==> flow/design.v <==
`timescale 1ns / 1ns
module k580vm80a
(
   input         pin_clk,        
   input         pin_f1,         
   input         pin_f2,         
   input         pin_reset,      
   output [15:0] pin_a,          
   output  [7:0] pin_dout,       
   input   [7:0] pin_din,        
   output        pin_aena,       
   output        pin_dena,       
   input         pin_hold,      
   output        pin_hlda,      
   input         pin_ready,     
   output        pin_wait,      
   input         pin_int,       
   output        pin_inte,      
   output        pin_sync,      
   output        pin_dbin,      
   output        pin_wr_n
);
wire  [7:0]    d;
reg   [7:0]    db, di;
reg   [15:0]   a;
wire           clk, f1, f2;
reg            abufena, db_ena, db_stb, dbin_pin, dbinf2;
reg            reset;
wire           ready;
wire           dbin_ext;
reg            t851, t404, t382, t383, t712, t735, t773;
reg            hold, hlda_pin;
wire           hlda, h889;
reg            wr_n, t1124, t1011, sync;
wire           ready_int;
reg   [15:0]   r16_pc, r16_hl, r16_de, r16_bc, r16_sp, r16_wz, mxo;
wire  [15:0]   mxi;
wire           mxr0, mxr1, mxr2, mxr3, mxr4, mxr5;
wire           mxwh, mxwl, mxrh, mxrl, mxw16, mxwadr;
wire           dec16, inc16, iad16;
reg            xchg_dh, xchg_tt, t3144;
wire           t1460, t1467, t1513, t1514, t1519;
wire           sy_inta, sy_wo_n, sy_hlta, sy_out, sy_m1, sy_inp, sy_memr;
reg            sy_stack;
wire           thalt, twt2;
reg            t1, t2, tw, t3, t4, t5;
reg            t1f1, t2f1, twf1, t3f1, t4f1, t5f1;
reg            m1, m2, m3, m4, m5;
reg            m1f1, m2f1, m3f1, m4f1, m5f1;
wire           start, ms0, ms1, m836, m839, m871;
reg            eom, t789, t887, t953, t976, t980;
reg            intr, inta, inte, mstart, minta;
wire           irq;
reg   [7:0]    i;
reg            i25, i14, i03;
wire           imx, acc_sel;
wire           id_op, id_io, id_in, id_popsw, id_pupsw,
               id_nop, id_lxi, id_inx, id_inr, id_dcr, id_idr, id_mvi, id_dad,
               id_dcx, id_opa, id_idm, id_hlt, id_mov, id_opm, id_pop, id_rst,
               id_cxx, id_jxx, id_rxx, id_ret, id_jmp, id_opi, id_out, id_11x,
               id_rlc, id_rxc, id_rar, id_sha, id_daa, id_cma, id_stc, id_cmc,
               id_add, id_adc, id_sub, id_sbb, id_ana, id_xra, id_ora, id_cmp,
               id_lsax, id_mvim, id_shld, id_lhld, id_mvmr, id_mvrm, id_push,
               id_xthl, id_sphl, id_pchl, id_xchg, id_call, id_eidi, id_stlda;
wire           id80, id81, id82, id83, id84, id85, id86, id00, id01,
               id02, id03, id04, id05, id06, id07, id08, id09, id10;
wire           goto, jmpflag;
reg            jmptake, tree0, tree1, tree2;
reg            t2806, t2817, t2819, t3047, t2998, t3363, t3403, t3335, t3361;
reg   [7:0]    xr, r, acc;
wire  [7:0]    x, s, c;
wire           cl, ch, daa, daa_6x, daa_x6;
wire           a398;
reg            a327, a357, a358;
wire           alu_xout, alu_xwr, alu_xrd, alu_ald, alu_awr, alu_ard,
               alu_rld, alu_r00, alu_rwr, alu_srd, alu_zrd, alu_frd;
reg            psw_z, psw_s, psw_p, psw_c, psw_ac, tmp_c;
reg            t2222, t1375, t1497, t1698, t1668, t1780, t1993, t1994;
reg            psw_ld, psw_wr, t2046, t2133, t2175;
assign clk        = pin_clk;
assign f1         = pin_f1;
assign f2         = pin_f2;
assign pin_a      = a;
assign pin_aena   = abufena;
assign pin_dout   = db;
assign pin_dena   = db_ena;
assign dbin_ext = dbinf2;
assign d[7]    = ~reset & ~alu_zrd &
               ( dbin_ext & di[7]
               | mxrl & mxo[7]
               | mxrh & mxo[15]
               | t1f1 & sy_memr
               | alu_xrd & xr[7]
               | alu_ard & acc[7]
               | alu_frd & psw_s
               | alu_srd & s[7] );
assign d[6]    = ~reset & ~alu_zrd &
               ( dbin_ext & di[6]
               | mxrl & mxo[6]
               | mxrh & mxo[14]
               | t1f1 & sy_inp
               | alu_xrd & xr[6]
               | alu_ard & acc[6]
               | alu_frd & psw_z
               | alu_srd & s[6] );
assign d[5]    = ~reset & ~alu_zrd &
               ( dbin_ext & di[5]
               | mxrl & mxo[5]
               | mxrh & mxo[13]
               | t1f1 & sy_m1
               | alu_xrd & xr[5]
               | alu_ard & acc[5]
               | alu_frd & 1'b0
               | alu_srd & s[5] );
assign d[4]    = ~reset & ~alu_zrd &
               ( dbin_ext & di[4]
               | mxrl & mxo[4]
               | mxrh & mxo[12]
               | t1f1 & sy_out
               | alu_xrd & xr[4]
               | alu_ard & acc[4]
               | alu_frd & psw_ac
               | alu_srd & s[4] );
assign d[3]    = ~reset & ~alu_zrd &
               ( dbin_ext & di[3]
               | mxrl & mxo[3]
               | mxrh & mxo[11]
               | t1f1 & sy_hlta
               | alu_xrd & xr[3]
               | alu_ard & acc[3]
               | alu_frd & 1'b0
               | alu_srd & s[3] );
assign d[2]    = ~reset & ~alu_zrd &
               ( dbin_ext & di[2]
               | mxrl & mxo[2]
               | mxrh & mxo[10]
               | t1f1 & sy_stack
               | alu_xrd & xr[2]
               | alu_ard & acc[2]
               | alu_frd & psw_p
               | alu_srd & s[2] );
assign d[1]    = ~reset & ~alu_zrd &
               ( dbin_ext & di[1]
               | mxrl & mxo[1]
               | mxrh & mxo[9]
               | t1f1 & sy_wo_n
               | alu_xrd & xr[1]
               | alu_ard & acc[1]
               | alu_frd & 1'b1
               | alu_srd & s[1] );
assign d[0]    = ~reset & ~alu_zrd &
               ( dbin_ext & di[0]
               | mxrl & mxo[0]
               | mxrh & mxo[8]
               | t1f1 & sy_inta
               | alu_xrd & xr[0]
               | alu_ard & acc[0]
               | alu_frd & psw_c
               | alu_srd & s[0] );
always @(posedge clk)
begin
   if (f2 & db_stb) db <= d;
   if (f2) abufena <=  (~twt2 | ~thalt) & ~hlda_pin;
   if (f1) db_stb <= t1 | (~sy_wo_n & t2);
   if (f1) t851 <= t1 | (~sy_wo_n & (t2 | tw | t3));
   if (f2) db_ena <= ~reset & t851;
end
always @(posedge clk)
begin
   if (f1) t404  <= pin_reset;
   if (f2) reset <= t404;
end
assign pin_hlda = hlda_pin;
assign hlda = hold & (t773 | (t3 & sy_wo_n) | (~m1 & sy_hlta) | t735);
assign h889 = t2f1 | twf1;
always @(posedge clk)
begin
   if (f1)  t712 <= ~sy_wo_n & t3;
   if (f2)  t735 <= t712;
   if (~f2) t382 <= pin_hold;
   if (f2)  t383 <= ((~t382 & hold) | t383);  
   if (~f2) t383 <= 1'b0;
   if (f2)  t773 <= hlda_pin;
   if (f1)  hlda_pin <= hlda;
end
always @(posedge clk)
begin
   if (reset)
      hold <= 1'b0;
   else
      if (f2)
         begin
            if (t382)
               begin
                  if (~sy_inta & h889) hold <= 1'b1;
               end
            else
               hold <= 1'b0;
         end
end
assign pin_dbin   = dbin_pin;
assign pin_wr_n   = wr_n;
assign pin_sync   = sync;
always @(posedge clk)
begin
   dbinf2 <= (f2 | dbin_pin) & ((t1124 & (m1f1 | ~sy_hlta)) | dbinf2);
   if (dbin_pin) di <= pin_din;
   if (f2) dbin_pin <= t1124 & (m1f1 | ~sy_hlta);
   if (f2) sync <= ~ready_int & t1011;
   if (f1) t1011 <= t1 & ~reset;
   if (f1) t1124 <= (t2 | tw) & sy_wo_n;
   if (f1) wr_n <= ~(t3 | tw) | ready_int | sy_wo_n;
end
assign ready_int = (m4 | m5) & id_dad;
assign ready = ready_int | pin_ready;
assign pin_wait = twf1;
assign      t1467    = tree1 | (id04 & t4f1 & ~id_xthl);
assign      t1519    = tree2 | (id00 & t4f1 & ~id_xthl);
assign      mxi      = inc16 ? (a + 16'h0001)
                     : dec16 ? (a - 16'h0001)
                     : a;
assign      inc16    = iad16 & ~dec16;
assign      dec16    = iad16 & id05 & (t4f1 | t5f1 | m4f1 | m5f1);
assign      iad16    = ~(id00 & (t4f1 | t5f1)) & (~minta | m5 | t3144);
assign      mxw16    = t3403;
assign      mxwadr   = t3363 | (t4f1 & ~id_dad & ~id_hlt);
assign      t1513    = (t4f1 & id07) | t3335;
assign      t1514    = (t4f1 & id08) | t3361;
assign      mxrh     = t2998 | (id08 & t4f1 & ~i03);
assign      mxrl     = t3047 | (id08 & t4f1 & i03);
assign      mxwh     = t2817 | (t2806 & ~i03);
assign      mxwl     = t2819 | (t2806 & i03);
assign      mxr0     = tree0;
assign      mxr1     =  xchg_dh & (((t1513 | t1514) & (~i14 & i25)) | t1519)
                     | ~xchg_dh & (t1513 | t1514) & (i14 & ~i25);
assign      mxr2     =  xchg_dh & (t1513 | t1514) & (i14 & ~i25)
                     | ~xchg_dh & (((t1513 | t1514) & (~i14 & i25)) | t1519);
assign      mxr3     = (t1513 | t1514) & (~i14 & ~i25);
assign      mxr4     = t1467 | (t1513 & i14 & i25);
assign      mxr5     = ~(t1467 | t1513 | t1514 | t1519 | mxr0);
always @ (posedge clk)
begin
      if (f1) t3144 <= t4 | t5 | (m4 & ~id02);
      xchg_tt <= id_xchg & t2;
      xchg_dh <= ~reset & ((xchg_tt & ~(id_xchg & t2)) ? ~xchg_dh : xchg_dh);
end
always @ (*)
case ({mxr0, mxr1, mxr2, mxr3, mxr4, mxr5})
   6'b100000:  mxo = r16_pc;
   6'b010000:  mxo = r16_hl;
   6'b001000:  mxo = r16_de;
   6'b000100:  mxo = r16_bc;
   6'b000010:  mxo = r16_sp;
   6'b000001:  mxo = r16_wz;
   default:    mxo = 16'h0000;
endcase
always @ (posedge clk)
if (f2)
begin
   if (mxwadr) a <= mxo;
   if (mxw16)
      begin
         if (mxr0) r16_pc <= mxi;
         if (mxr1) r16_hl <= mxi;
         if (mxr2) r16_de <= mxi;
         if (mxr3) r16_bc <= mxi;
         if (mxr4) r16_sp <= mxi;
         if (mxr5) r16_wz <= mxi;
      end
   else
      begin
         if (mxwl)
            begin
               if (mxr0) r16_pc[7:0] <= d;
               if (mxr1) r16_hl[7:0] <= d;
               if (mxr2) r16_de[7:0] <= d;
               if (mxr3) r16_bc[7:0] <= d;
               if (mxr4) r16_sp[7:0] <= d;
               if (mxr5) r16_wz[7:0] <= d;
            end
         if (mxwh)
            begin
               if (mxr0) r16_pc[15:8] <= d;
               if (mxr1) r16_hl[15:8] <= d;
               if (mxr2) r16_de[15:8] <= d;
               if (mxr3) r16_bc[15:8] <= d;
               if (mxr4) r16_sp[15:8] <= d;
               if (mxr5) r16_wz[15:8] <= d;
            end
      end
end
assign sy_hlta = id_hlt;
assign sy_m1   = m1;
assign sy_inp  = m5 & id_in;
assign sy_out  = m5 & id_out;
assign sy_inta = inta;
assign sy_memr = sy_wo_n & ~sy_inp & ~minta;
assign sy_wo_n  = m1 | m2 | m3 | (((m4 & ~id86) | (m5 & ~id85)) & ~ready_int);
always @(posedge clk)
begin
   if (f1)
      begin
         sy_stack <= (t1 & t1460)
                   | (t3 & m3 & id_cxx & ~jmptake)
                   | (t5 & m1 & id_rxx & ~jmptake);
      end
end
assign twt2    = (t2f1 | twf1) & ~start;
assign thalt   = ~m1 & sy_hlta;
always @(posedge clk)
begin
   if (f1)
      begin
         t1f1 <= t1 & ~reset;  
         t2f1 <= t2;
         twf1 <= tw;
         t3f1 <= t3;
         t4f1 <= t4;
         t5f1 <= t5;
      end
   if (f2)
      begin
         t1 <= start;
         t2 <= ~start & t1f1;
         tw <= ~start & (t2f1 | twf1) & (~ready | thalt);
         t3 <= ~start & (t2f1 | twf1) &  ready & ~thalt;
         t4 <= ~start & t3f1 & ms0 & ~ms1;
         t5 <= ~start & t4f1 & ms0 & ~ms1;
      end
end
assign m836 = m1f1 & id82;
assign m839 = ~t976 | ~sy_hlta;
assign m871 = t789 | id81;
assign start = ~m839
             | t953
             | (eom & ~(hold & t887))
             | (f2 & ((~t382 & hold) | t383) & ~(twf1 | t3f1 | t4f1 | t5f1));
assign ms0 = ~reset & m839 & ~(sy_stack & ~t1f1) & ~(eom & ~m836);
assign ms1 = ~reset & m839 & ~(sy_stack & ~t1f1) & ~(m871 & ~m836) & eom;
always @(posedge clk)
begin
   if (f1)
      begin
         t789 <= (id84 & m3) | (id83 & ~id_mvim & m4) | m5;
         t887 <= hold;
         t953 <= reset;
         t976 <= t980 & m4;
         eom <= t5
              | t4 & m1 & id80
              | t3 & m2
              | t3 & m3
              | t3 & m4
              | t3 & m5 & ~id_xthl;
      end
   if (f2)
      begin
         t980 <= sy_inta;
      end
end
always @(posedge clk)
begin
   if (f1)
      begin
         m1f1 <= m1;
         m2f1 <= m2;
         m3f1 <= m3;
         m4f1 <= m4;
         m5f1 <= m5;
      end
   if (f2)
      begin
         m1 <= (~ms0 & ~ms1) | (~ms1 & m1f1);
         m2 <= (~ms0 | ~ms1) & ((ms0 & m2f1) | (ms1 & m1f1));
         m3 <= (ms0 & m3f1) | (ms1 & m2f1);
         m4 <= (ms0 & m4f1) | (ms1 & m3f1) | (ms0 & ms1);
         m5 <= (ms0 & m5f1) | (ms1 & m4f1);
      end
end
assign irq = intr & inte & ~reset & ~hold;
assign pin_inte = inte;
always @(posedge clk)
begin
   if (f2) intr <= pin_int;
   if (f2) mstart <= ~ms0 & ~ms1;
   if (sy_inta) minta <= 1;
   if (f1 & t1 & m1) minta <= 0;
end
always @(posedge clk or posedge reset)
begin
   if (reset)
      begin
         inta <= 0;
         inte <= 0;
      end
   else
      begin
         if (f1)
            begin
               if (irq & ((tw & sy_hlta) | (mstart & ~id_eidi))) inta <= 1;
               if (~intr | id_eidi | (t5 & id_rst)) inta <= 0;
            end
         if (f2)
            begin
               if (t1f1 & id_eidi) inte <= i[3];
               if (t1f1 & sy_inta) inte <= 0;
            end
      end
end
function cmp
(
   input [7:0] i,
   input [7:0] c,
   input [7:0] m
);
   cmp = &(~(i ^ c) | m);
endfunction
assign imx     = ~(id_op | (id_mov & t4));
assign acc_sel = imx ? (i[5:3] == 3'b111) : (i[2:0] == 3'b111);
assign jmpflag =    (psw_c &  i14 & ~i25)     
                  | (psw_p & ~i14 &  i25)     
                  | (psw_z & ~i14 & ~i25)     
                  | (psw_s &  i14 &  i25);    
always @(posedge clk)
begin
   if (~f2 & (reset | (m1 & t3))) i <= pin_din;
   if (f1)
      begin
         i25 <= imx ? i[5] : i[2];
         i14 <= imx ? i[4] : i[1];
         i03 <= imx ? i[3] : i[0];
      end
end
assign goto    = id_rst | id_jmp | id_call | (jmptake & (id_cxx | id_jxx));
assign t1460   = (t1 & ( (m2 & id00)
                      | (m3 & id00)
                      | (m4 & (id01 | id04))
                      | (m5 & (id01 | id04)))
               | t2 & ( (m2 & id00)
                      | (m4 & id01)
                      | (m5 & id01))
               | t3 & ( (m4 & (id04 | id_sphl)))
               | t5 & ( (m1 & (id04 | id_sphl)))) & ~(~jmptake & id_cxx & t5);
always @(posedge clk)
begin
   if (f2 & t4f1)
      begin
         jmptake <= i03 ? jmpflag : ~jmpflag;
      end
   if (f1)
      begin
         tree0 <= t1 & ( (m1 & ~goto)
                       | (m2 & ~id_xthl)
                       | (m3 & ~id_xthl)
                       | (m4 & id02))
                | t2 & (  m1
                       | (m2 & ~id_xthl)
                       | (m3 & ~id_xthl)
                       | (m4 & (id02 | id_rst | id_cxx | id_call))
                       | (m5 & (id_rst | id_cxx | id_call)))
                | t3 & ( (m4 & (id_ret | id_rxx))
                       | (m5 & (id_ret | id_rxx)))
                | t5 & id_pchl;
         tree1 <= t1460;
         tree2 <= t1 & ( (m4 & (id_mov | id_idr | id_op))
                       | (m5 & id08))
                | t2 & ( (m4 & (id_shld | id00 | id_dad))
                       | (m5 & (id_shld | id00 | id_dad)))
                | t3 & ( (m4 & (id_lhld | id_dad))
                       | (m5 & (id_lhld | id_dad)))
                | t5 & m5;
         t2806 <= id08 & ((t3 & m4) | (t5 & m1));
         t2817 <= reset | (t3 & (m1 | m3 | (m4 & id_io) | (m5 & id06)));
         t2819 <= reset | (t3 & (m2 | (m4 & id06) | (m5 & id_rst)));
         t3047 <= m4 & (t1 | t2) & id_dad
                | t2 & ((m4 & id_shld) | (m5 & id03));
         t2998 <= (t1 | t2) & m5 & id_dad
                | t2 & ((m5 & id_shld) | (m4 & id03));
         t3403 <= t2 & ( (m1 | m2)
                       | (m3 & ~id_xthl)
                       | ((m4 | m5) & ~id_dad & ~id09))
                | t3 & m4 & id09
                | t5 & (m5 | (m1 & ~id08));
         t3363 <= t1 & (m1 | m2 | m3 | ((m4 | m5) & ~id_hlt & ~id_dad));
         t3335 <= id07 & ((t1 & (m4 | m5)) | (t3 & (m2 | m3)) | t5);
         t3361 <= t1 & m4 & id_lsax
                | t2 & id10 & ~sy_wo_n
                | t3 & id10 & sy_wo_n & (m4 | m5)
                | t5 & id08 & m1;
      end
end
assign id_nop     = cmp(i, 8'b00xxx000, 8'b00111000);
assign id_lxi     = cmp(i, 8'b00xx0001, 8'b00110000);
assign id_lsax    = cmp(i, 8'b000xx010, 8'b00011000);
assign id_inx     = cmp(i, 8'b00xx0011, 8'b00110000);
assign id_inr     = cmp(i, 8'b00xxx100, 8'b00111000);
assign id_dcr     = cmp(i, 8'b00xxx101, 8'b00111000);
assign id_idr     = cmp(i, 8'b00xxx10x, 8'b00111001);
assign id_mvi     = cmp(i, 8'b00xxx110, 8'b00111000);
assign id_dad     = cmp(i, 8'b00xx1001, 8'b00110000);
assign id_dcx     = cmp(i, 8'b00xx1011, 8'b00110000);
assign id_opa     = cmp(i, 8'b00xxx111, 8'b00111000);
assign id_idm     = cmp(i, 8'b0011010x, 8'b00000001);
assign id_stlda   = cmp(i, 8'b0011x010, 8'b00001000);
assign id_mvim    = cmp(i, 8'b00110110, 8'b00000000);
assign id_shld    = cmp(i, 8'b00100010, 8'b00000000);
assign id_lhld    = cmp(i, 8'b00101010, 8'b00000000);
assign id_mvmr    = cmp(i, 8'b01110xxx, 8'b00000111) & ~id_hlt;
assign id_mvrm    = cmp(i, 8'b01xxx110, 8'b00111000) & ~id_hlt;
assign id_hlt     = cmp(i, 8'b01110110, 8'b00000000);
assign id_mov     = cmp(i, 8'b01xxxxxx, 8'b00111111);
assign id_op      = cmp(i, 8'b10xxxxxx, 8'b00111111);
assign id_opm     = cmp(i, 8'b10xxx110, 8'b00111000);
assign id_pop     = cmp(i, 8'b11xx0001, 8'b00110000);
assign id_push    = cmp(i, 8'b11xx0101, 8'b00110000);
assign id_rst     = cmp(i, 8'b11xxx111, 8'b00111000);
assign id_xthl    = cmp(i, 8'b11100011, 8'b00000000);
assign id_sphl    = cmp(i, 8'b11111001, 8'b00000000);
assign id_pchl    = cmp(i, 8'b11101001, 8'b00000000);
assign id_xchg    = cmp(i, 8'b11101011, 8'b00000000);
assign id_cxx     = cmp(i, 8'b11xxx100, 8'b00111000);
assign id_jxx     = cmp(i, 8'b11xxx010, 8'b00111000);
assign id_rxx     = cmp(i, 8'b11xxx000, 8'b00111000);
assign id_ret     = cmp(i, 8'b110x1001, 8'b00010000);
assign id_call    = cmp(i, 8'b11xx1101, 8'b00110000);
assign id_eidi    = cmp(i, 8'b1111x011, 8'b00001000);
assign id_jmp     = cmp(i, 8'b1100x011, 8'b00001000);
assign id_io      = cmp(i, 8'b1101x011, 8'b00001000);
assign id_opi     = cmp(i, 8'b11xxx110, 8'b00111000);
assign id_in      = cmp(i, 8'b11011011, 8'b00000000);
assign id_popsw   = cmp(i, 8'b11110001, 8'b00000000);
assign id_out     = cmp(i, 8'b11010011, 8'b00000000);
assign id_11x     = cmp(i, 8'b11xxxxxx, 8'b00111111);
assign id_pupsw   = cmp(i, 8'b11110101, 8'b00000000);
assign id_rxc     = ~i[5] & i[3] & id_opa;
assign id_sha     = ~i[5]        & id_opa;
assign id_rlc     = (i[5:3] == 3'b000) & id_opa;
assign id_rar     = (i[5:3] == 3'b011) & id_opa;
assign id_daa     = (i[5:3] == 3'b100) & id_opa;
assign id_cma     = (i[5:3] == 3'b101) & id_opa;
assign id_stc     = (i[5:3] == 3'b110) & id_opa;
assign id_cmc     = (i[5:3] == 3'b111) & id_opa;
assign id_add     = (i[5:3] == 3'b000) & (id_op | id_opi);
assign id_adc     = (i[5:3] == 3'b001) & (id_op | id_opi);
assign id_sub     = (i[5:3] == 3'b010) & (id_op | id_opi);
assign id_sbb     = (i[5:3] == 3'b011) & (id_op | id_opi);
assign id_ana     = (i[5:3] == 3'b100) & (id_op | id_opi);
assign id_xra     = (i[5:3] == 3'b101) & (id_op | id_opi);
assign id_ora     = (i[5:3] == 3'b110) & (id_op | id_opi);
assign id_cmp     = (i[5:3] == 3'b111) & (id_op | id_opi);
assign id80       = id_lxi  | id_pop   | id_opm  | id_idm  | id_dad
                  | id_xthl | id_xchg  | id_jxx  | id_ret  | id_eidi
                  | id_nop  | id_stlda | id_mvmr | id_mvrm | id_hlt
                  | id_opa  | id_mvim  | id_jmp  | id_io   | id_opi
                  | id_mvi  | id_lsax  | id_lhld | id_shld | id_op;
assign id81       = id_dcx  | id_inx   | id_sphl | id_pchl | id_xchg
                  | id_eidi | id_nop   | id_opa  | id_op   | id_mov
                  | (id_idr & ~id82);
assign id82       = id_pop  | id_push  | id_opm  | id_idm  | id_dad
                  | id_rst  | id_ret   | id_rxx  | id_mvrm | id_mvmr
                  | id_hlt  | id_mvim  | id_io   | id_opi  | id_mvi
                  | id_lsax;
assign id83       = id_opm  | id_stlda | id_mvmr | id_mvrm | id_opi
                  | id_mvi  | id_lsax;
assign id84       = id_lxi  | id_jxx   | id_jmp;
assign id85       = id_push | id_idm   | id_rst  | id_xthl | id_cxx
                  | id_call | id_mvim  | id_shld | (id_io & ~i[3]);
assign id86       = id_push | id_rst   | id_xthl | id_cxx  | id_call
                  | id_mvmr | id_shld  | (~i[3] & (id_lsax | id_stlda));
assign id00       = id_xthl   | id_pchl  | id_sphl;
assign id01       = id_pop    | id_rxx   | id_ret;
assign id02       = id_mvi    | id_opi   | id_io;
assign id03       = id_rst    | id_push  | id_xthl | id_cxx  | id_call;
assign id04       = id_rst    | id_push  | id_xthl | id_cxx  | id_call;
assign id05       = id_rst    | id_push  | id_xthl | id_cxx  | id_call | id_dcx;
assign id06       = id_pop    | id_rxx   | id_ret  | id_dad  | id_lhld | id_io;
assign id07       = id_dcx    | id_inx   | id_lxi  | id_dad;
assign id08       = id_mov    | id_mvi   | id_idr  | id_op;
assign id09       = id_rst    | id_push  | id_xthl | id_cxx  | id_call | id_shld;
assign id10       = id_pop    | id_push  | id_mvrm | id_mvi;
assign alu_xwr  =  (a327 | t4f1 & (id_rst | id_out | ~id_11x));
assign alu_xout = ~(id_sub | id_sbb | id_cmp | id_cma);
assign alu_xrd  = t1698 | a358;
assign x = alu_xout ? xr : ~xr;
assign alu_ald = t2222 & ( id_adc | id_add | id_daa | id_xra | id_sbb
                         | id_sub | id_ana | id_ora | id_sha | id_cma);
assign alu_ard = t1375 | a398;
assign alu_awr = t1497 | a357;
assign alu_r00 = id_dcr & t4f1;
assign alu_srd = t1668;
assign alu_rwr = t1780;
assign alu_rld = t4f1 & (id_sha | id_op | id_opi);
assign daa = id_daa & t4f1;
assign daa_x6 = (acc[3] & (acc[2] | acc[1])) | psw_ac;
assign daa_6x = ((acc[3] & (acc[2] | acc[1])) & acc[4] & acc[7])
              | (acc[7] & (acc[6] | acc[5])) | tmp_c;
assign s  = {7'b0000000, id_rlc & c[7]}
          | ((id_rxc | id_ora | id_ana | id_xra) ? 8'h00 : (x + r + cl))
          | (id_rxc  ? {ch, r[7:1]} : 8'h00)
          | (id_ora  ? (x | r) : 8'h00)
          | (id_ana  ? (x & r) : 8'h00)
          | (id_xra  ? (x ^ r) : 8'h00);
assign cl = tmp_c & ~id_daa & ~id_rlc & ~id_ora & ~id_xra & ~id_rxc;
assign ch = tmp_c & id_rar | r[0] & ~id_rar;
assign c[0] = (r[0] & x[0]) | (cl & (r[0] | x[0]));
assign c[1] = (r[1] & x[1]) | (c[0] & (r[1] | x[1]));
assign c[2] = (r[2] & x[2]) | (c[1] & (r[2] | x[2]));
assign c[3] = (r[3] & x[3]) | (c[2] & (r[3] | x[3]));
assign c[4] = (r[4] & x[4]) | (c[3] & (r[4] | x[4]));
assign c[5] = (r[5] & x[5]) | (c[4] & (r[5] | x[5]));
assign c[6] = (r[6] & x[6]) | (c[5] & (r[6] | x[6]));
assign c[7] = (r[7] & x[7]) | (c[6] & (r[7] | x[7]));
assign alu_frd = t2046;  
assign alu_zrd = m1f1 & t3f1;
assign a398 = t1993 & ((t1994 & id08) | id_opa | id_stlda | id_lsax | id_io);
always @(posedge clk)
begin
   if (f1)
      begin
         t1375 <= t2 & m4 & id_pupsw;
         t1497 <= t3 & m5 & id_popsw;
         t1698 <= t5 & m1 & ~id_inr & ~id_dcr
                | t3 & m5 & id_rst;
         t1668 <= t2 & m5 & (id_inr | id_dcr)
                | t3 & m5 & id_dad
                | t3 & m4 & id_dad
                | t5 & m1 & (id_inr | id_dcr);
         t1780 <= t3 & m1
                | t1 & (m4 | m5) & id_dad;
         t2222 <= (t2 & m1) | (t1 & m5);
         a327  <= t3 & m4 & ~(id_dad | id_out | id_rst)
                | t2 & (m4 | m5) & id_dad;
         a357  <= t3 & m5 & (id_io | id_mvim) & sy_wo_n
                | t3 & m4 & (id_stlda | id_lsax | id_mvmr) & sy_wo_n
                | acc_sel & id08 & (t5 & m1 | t3 & m4);
         a358  <= t2 &  ~sy_wo_n & (id_io | id_mvim | id_stlda | id_lsax | id_mvmr);
         psw_ld   <= t3 & m4 & id_popsw;
         psw_wr   <= t2 & m1 & (id_opi | id_inr | id_dcr | id_daa | id_op);
         t2046    <= t2 & m5 & id_pupsw;   
         t1993    <= t4 & m1;
         t1994    <= acc_sel;
         t2133    <= ~id_rxc & c[7];
         t2175    <= t3 & m1
                   | t2 & m5 & id_dad;
      end
end
always @(posedge clk)
begin
   if (f2)
      begin
         if (alu_xwr) xr <= id_rst ? (i & 8'b00111000) : d;
         if (alu_awr) acc <= d;
         if (alu_ald) acc <= s;
         if (alu_rld) r <= acc;
         if (alu_rwr) r <= d;
         if (alu_r00) r <= 8'hff;
         if (daa)
            begin
               r[1] <= daa_x6;
               r[2] <= daa_x6;
               r[5] <= daa_6x;
               r[6] <= daa_6x;
            end
         if (psw_ld)
            begin
               psw_c  <= d[0];  
               psw_p  <= d[2];
               psw_ac <= d[4];
               psw_z  <= d[6];
               psw_s  <= d[7];
            end
         if (psw_wr)
            begin
               psw_p  <= ~(^s);
               psw_ac <= (c[3] & ~id_xra & ~id_ora & ~id_rxc) | (id_ana & (x[3] | r[3]));
               psw_z  <= ~(|s);
               psw_s  <= s[7];
            end
         if (t2222)
            begin
               if (id_xra | id_stc | id_ora | id_ana | id_cmc)
                  psw_c <= ~tmp_c;
               if (id_cmp | id_sbb | id_sub)
                  psw_c <= ~(t2133 | id_rxc & x[0]);
               if (id_dad | id_sha | id_adc | id_add)
                  psw_c <= t2133 | id_rxc & x[0];
            end
         if (daa & daa_6x)
                  psw_c <= 1'b1;
         if (t2175)
            tmp_c <= psw_c;
         if (t4f1)
            begin
               if (id_sbb)
                  tmp_c <= ~psw_c;
               if (id_inr | id_ora | id_xra | id_ana | id_cmp | id_sub)
                  tmp_c <= 1'b1;
               if (id_dad | id_cma | id_dcr | id_add | id_stc)
                  tmp_c <= 1'b0;
            end
      end
end
endmodule
# [From RTL to reports: k580vm80a]
# The steps from the RTL of k580vm80a to its reports follow in flow order.
# Line numbers count from 1 in the design file above.
# Cell names lack the library's common part.
# The mark - stands for no value.
[inputs] top_module="k580vm80a" clock_port="pin_clk" library="sky130hd" corner="tt_025C_1v80"

# [Word-level counts]
# Source: Yosys, flattened and elaborated, memories not mapped. Widths are those after wreduce. Registers that Yosys merges into a memory's read port (data or address) are not register bits. Print and check cells do not count. Equal cells are merged and count once.
[classes] n_cmp=0 n_mul=0 logic=916 div_mod_pow=0 addsub=4 shift=0 equal=18 n_reduce_logical=75 n_mux=106
[ops] op="8-bit two-way mux" count=50
[ops] op="1-bit OR" count=384
[ops] op="1-bit AND" count=372
[ops] op="8-bit inverter" count=44
[ops] op="8-bit AND reduction" count=12
[ops] op="16-bit case mux with 6-bit select" count=1
[ops] op="1-bit inverter" count=74
[ops] op="5-bit AND reduction" count=13
[ops] op="1-bit two-way mux" count=50
[ops] op="6-bit AND reduction" count=8
[ops] op="7-bit AND reduction" count=6
[ops] op="8-bit OR" count=5
[ops] op="5-bit inverter" count=7
[ops] op="3-bit inverter" count=11
[ops] op="16-bit two-way mux" count=2
[ops] op="3-bit AND reduction" count=10
[ops] op="6-bit inverter" count=5
[ops] op="2-bit AND reduction" count=12
[ops] op="4-bit inverter" count=5
[ops] op="16-bit by 1-bit adder with 16-bit output (second input constant)" count=1
[ops] op="16-bit by 1-bit subtractor with 16-bit output (second input constant)" count=1
[ops] op="3-bit == test (second input constant)" count=5
[ops] op="2-bit inverter" count=6
[ops] op="2-bit nonzero test" count=6
[ops] op="4-bit AND reduction" count=3
[ops] op="1-bit by 8-bit OR with 8-bit output" count=1
[ops] op="8-bit by 1-bit adder with 8-bit output" count=1
[ops] op="8-bit adder" count=1
# Not listed: further kinds 19, cells in them 23.
[word_totals] reg_bits=253 mem_bits_rw=0 clocked_rd_ports_x_width=0 latch_bits=0 wordCells=1238 memories=0 romBits=0

# [Longest topological paths]
# Yosys ltp: most cells in a row. Word level: on the elaborated netlist, between registers, memories and ports. Mapped: between sequential cells and ports; inverters and the memories' decode and read muxes count.
[logic_depth] word_depth=40 ABC_AREA=0 depth_mapped=22 mapped_depth_nobuf=19

# [Netlist]
# Source: synth_stat.txt of the flow (Yosys; design flattened, memories mapped). It holds for the ABC_AREA given above (unset counts as 0); a run with the other value may have another netlist.
# The area totals of this step are shown rounded.
[by_type] cell_type="edfxtp_1" count=245 type_area_um2=7.36E+03
[by_type] cell_type="nand2_1" count=141 type_area_um2=529.258
[by_type] cell_type="a21oi_1" count=82 type_area_um2=410.394
[by_type] cell_type="o21ai_0" count=81 type_area_um2=405.389
[by_type] cell_type="nor2_1" count=107 type_area_um2=401.635
[by_type] cell_type="ha_1" count=21 type_area_um2=262.752
[by_type] cell_type="nand3_1" count=47 type_area_um2=235.226
[by_type] cell_type="inv_1" count=51 type_area_um2=191.434
[by_type] cell_type="clkbuf_1" count=43 type_area_um2=161.405
[by_type] cell_type="nor3_1" count=32 type_area_um2=160.154
[by_type] cell_type="a222oi_1" count=15 type_area_um2=150.144
[by_type] cell_type="xor2_1" count=17 type_area_um2=148.893
[by_type] cell_type="nand2b_1" count=21 type_area_um2=131.376
[by_type] cell_type="a221oi_1" count=14 type_area_um2=122.618
[by_type] cell_type="a22o_1" count=14 type_area_um2=122.618
[by_type] cell_type="dfxtp_1" count=6 type_area_um2=120.115
[by_type] cell_type="mux2i_1" count=12 type_area_um2=120.115
[by_type] cell_type="o211ai_1" count=16 type_area_um2=120.115
# Not listed: further types 81, cells in them 354.
[synth_totals] sequential_area_mm2=0.00753 ffs=253 cell_count=1319 yosys_area_mm2=0.0141 buf_cells=72

# [Worst setup path after synthesis]
# Source: OpenSTA report_checks on the synthesized netlist (no wires, ideal clock, input and output delay 20% of the period each), path of least setup slack; recovery checks are left aside. Register names are those of the netlist, which keeps one name where synthesis merged equal registers.
[synth_timing] kind="register to register" start="reg i[2]" end="reg psw_p" period_ns=8.0 slack_ns=3.078 delay_ns=4.922 t_first_pin_ns=0.000 arrival_time_ns=4.650 path_buffers=3 driving_pins=22 period_less_setup_slack_ns=4.922
# "delay_ns" = arrival - input delay + setup time.
# "driving_pins" counts driving pins, that of a launching flip-flop among them; a cell with two outputs on the path counts twice.
# "period_less_setup_slack_ns" is the clock period less the worst setup slack; recovery checks do not enter. This is arithmetic on one report: input and output delays are still those of the set period (20% each).
# The rows between start and end are the longest chain of elaborated cells between them; the timing report does not say that the signal goes this way. Where chains are equally long, one stands for them.
# Each line given opens the expression or statement behind the cell; cells for indexed reads and writes are added by Yosys, which also makes memories of some case tables.
[synth_via] path_cell_list="edfxtp_1 > buf_4 > buf_2 > nand3b_1 > a21oi_1 > buf_2 > a22oi_1 > o21ai_1 > xor2_1 > inv_1 > ha_1 > nor2b_1 > o21ai_0 > a21oi_1 > o21a_1 > o21a_1 > or3_1 > a31oi_1 > ha_1 > xor2_1 > xnor2_1 > o22ai_1" elab_chain_cells=35
[synth_rtl] element="from (decl)" line=54 source="reg   [7:0]    i;"
[synth_rtl] element="from (assign)" line=425 source="if (~f2 & (reset | (m1 & t3))) i <= pin_din;"
[synth_rtl] element="3-bit inverter"
[synth_rtl] element="8-bit inverter" line=415 source="cmp = &(~(i ^ c) | m);"
[synth_rtl] element="5-bit AND reduction" line=415
[synth_rtl] element="1-bit AND" line=538 source="assign id_daa     = (i[5:3] == 3'b100) & id_opa;"
[synth_rtl] element="1-bit inverter" line=602 source="assign cl = tmp_c & ~id_daa & ~id_rlc & ~id_ora & ~id_xra & ~id_rxc;"
[synth_rtl] element="1-bit AND x5" line=602
[synth_rtl] element="1-bit AND" line=604 source="assign c[0] = (r[0] & x[0]) | (cl & (r[0] | x[0]));"
[synth_rtl] element="[14 not listed]"
[synth_rtl] element="1-bit OR" line=611 source="assign c[7] = (r[7] & x[7]) | (c[6] & (r[7] | x[7]));"
[synth_rtl] element="1-bit AND" line=596 source="assign s  = {7'b0000000, id_rlc & c[7]}"
[synth_rtl] element="1-bit by 8-bit OR with 8-bit output" line=596
[synth_rtl] element="8-bit OR x4" line=596
[synth_rtl] element="8-bit parity" line=673 source="psw_p  <= ~(^s);"
[synth_rtl] element="1-bit inverter" line=673
[synth_rtl] element="1-bit two-way mux" line=671 source="if (psw_wr)"
[synth_rtl] element="to (assign)" line=666 source="psw_p  <= d[2];"
[synth_rtl] element="to (assign)" line=673
[synth_rtl] element="to (decl)" line=77 source="reg            psw_z, psw_s, psw_p, psw_c, psw_ac, tmp_c;"

# [Worst path after layout]
# Path of least setup slack in the final report of run 1 (OpenROAD, finished layout, wires in). Where an end is a register, its clock arrival counts in the times.
[layout_timing] kind="register to register" start="reg i[1]" end="reg r16_bc[8]" t_first_pin_ns=0.56 driving_pins=17 arrival_time_ns=6.53 path_buffers=1 period_ns=8.0 slack_ns=1.71
# The rows between start and end are the longest chain of elaborated cells between them; the timing report does not say that the signal goes this way. Where chains are equally long, one stands for them.
# Ways into the end's enable are left out, as the timed path ends at the data pin.
[layout_via] path_cell_list="edfxtp_1 > nand3b_1 > a21oi_1 > buf_4 > a22oi_1 > o21ai_1 > xor2_1 > ha_1 > inv_1 > a2111oi_0 > o2111a_1 > a221oi_1 > o2111ai_1 > a21oi_1 > nor2_1 > o21ai_1 > o21ai_0" elab_chain_cells=38
[layout_rtl] element="from (decl)" line=54 source="reg   [7:0]    i;"
[layout_rtl] element="from (assign)" line=425 source="if (~f2 & (reset | (m1 & t3))) i <= pin_din;"
[layout_rtl] element="3-bit inverter"
[layout_rtl] element="8-bit inverter" line=415 source="cmp = &(~(i ^ c) | m);"
[layout_rtl] element="5-bit AND reduction" line=415
[layout_rtl] element="1-bit AND" line=538 source="assign id_daa     = (i[5:3] == 3'b100) & id_opa;"
[layout_rtl] element="1-bit inverter" line=602 source="assign cl = tmp_c & ~id_daa & ~id_rlc & ~id_ora & ~id_xra & ~id_rxc;"
[layout_rtl] element="1-bit AND x5" line=602
[layout_rtl] element="1-bit AND" line=604 source="assign c[0] = (r[0] & x[0]) | (cl & (r[0] | x[0]));"
[layout_rtl] element="[17 not listed]"
[layout_rtl] element="8-bit OR x4" line=596 source="assign s  = {7'b0000000, id_rlc & c[7]}"
[layout_rtl] element="1-bit AND" line=159 source="| alu_srd & s[0] );"
[layout_rtl] element="1-bit OR" line=152 source="( dbin_ext & di[0]"
[layout_rtl] element="1-bit AND" line=151 source="assign d[0]    = ~reset & ~alu_zrd &"
[layout_rtl] element="8-bit two-way mux" line=286 source="if (mxr3) r16_bc[15:8] <= d;"
[layout_rtl] element="8-bit two-way mux" line=281 source="if (mxwh)"
[layout_rtl] element="8-bit two-way mux" line=261 source="if (mxw16)"
[layout_rtl] element="to (assign)" line=266 source="if (mxr3) r16_bc <= mxi;"
[layout_rtl] element="to (assign)" line=286
[layout_rtl] element="to (decl)" line=36 source="reg   [15:0]   r16_pc, r16_hl, r16_de, r16_bc, r16_sp, r16_wz, mxo;"

Record of 3 stored runs of the RTL-to-layout flow on k580vm80a, platform sky130hd. The runs are unordered. Constraints: input delay and output delay 20% of the set period each, output load 0.01 pF.
By "achieved clock period" is meant the clock period of the run minus its worst setup slack. This is arithmetic on one report: input and output delays are still those of the set period (20% each).
"worst setup path time" means the part of the period allowed to the worst setup path (the constraints hold back 20% at inputs and 20% at outputs) less its slack; where the path has registers, the arrival times of their clocks count too.
By "power" is meant OpenSTA's value without simulated activity: inputs other than the clock are taken to toggle once in ten clock periods, and the tool carries that through the logic.
Results are given in rounded form.
[run 1] settings: period_ns=8.0, CAP_MARGIN=20, CORE_MARGIN=2, CORE_UTILIZATION=40, SLEW_MARGIN=20
[run 1] result: chip area after synthesis (Yosys) 0.0141 mm², die area 0.0368 mm², standard-cell area of the final layout 0.0159 mm², utilization 46.0 %, worst setup slack after layout 1.71 ns, total negative slack 0.000 ns, worst hold slack 0.422 ns, power 0.00361 W, achieved clock period 6.287 ns, worst setup path time 6.29 ns, worst setup path kind register to register
[run 2] settings: ABC_AREA=1, CAP_MARGIN=40, CELL_PAD_IN_SITES_DETAIL_PLACEMENT=1, CORE_MARGIN=5, CTS_CLUSTER_DIAMETER=253, CTS_CLUSTER_SIZE=56, GPL_TIMING_DRIVEN=1, HOLD_SLACK_MARGIN=0.26, MAX_ROUTING_LAYER=met4, MIN_ROUTING_LAYER=met2, SLEW_MARGIN=0, TNS_END_PERCENT=35, period_ns=6.48, CORE_UTILIZATION=40
[run 2] result: chip area after synthesis (Yosys) 0.0132 mm², die area 0.0366 mm², standard-cell area of the final layout 0.0144 mm², utilization 44.3 %, worst setup slack after layout 0.970 ns, total negative slack 0.000 ns, worst hold slack 0.455 ns, power 0.00358 W, achieved clock period 5.510 ns, worst setup path time 5.51 ns, worst setup path kind register to register
[run 3] settings: CAP_MARGIN=35, CORE_MARGIN=5, CTS_CLUSTER_SIZE=56, GPL_TIMING_DRIVEN=0, MIN_ROUTING_LAYER=met1, TNS_END_PERCENT=40, period_ns=3.88, CORE_UTILIZATION=40, SLEW_MARGIN=20
[run 3] result: chip area after synthesis (Yosys) 0.0141 mm², die area 0.0391 mm², standard-cell area of the final layout 0.0178 mm², utilization 51.5 %, worst setup slack after layout -0.434 ns, total negative slack -33.1 ns, worst hold slack 0.421 ns, power 0.00799 W, achieved clock period 4.314 ns, worst setup path time 4.31 ns, worst setup path kind register to register
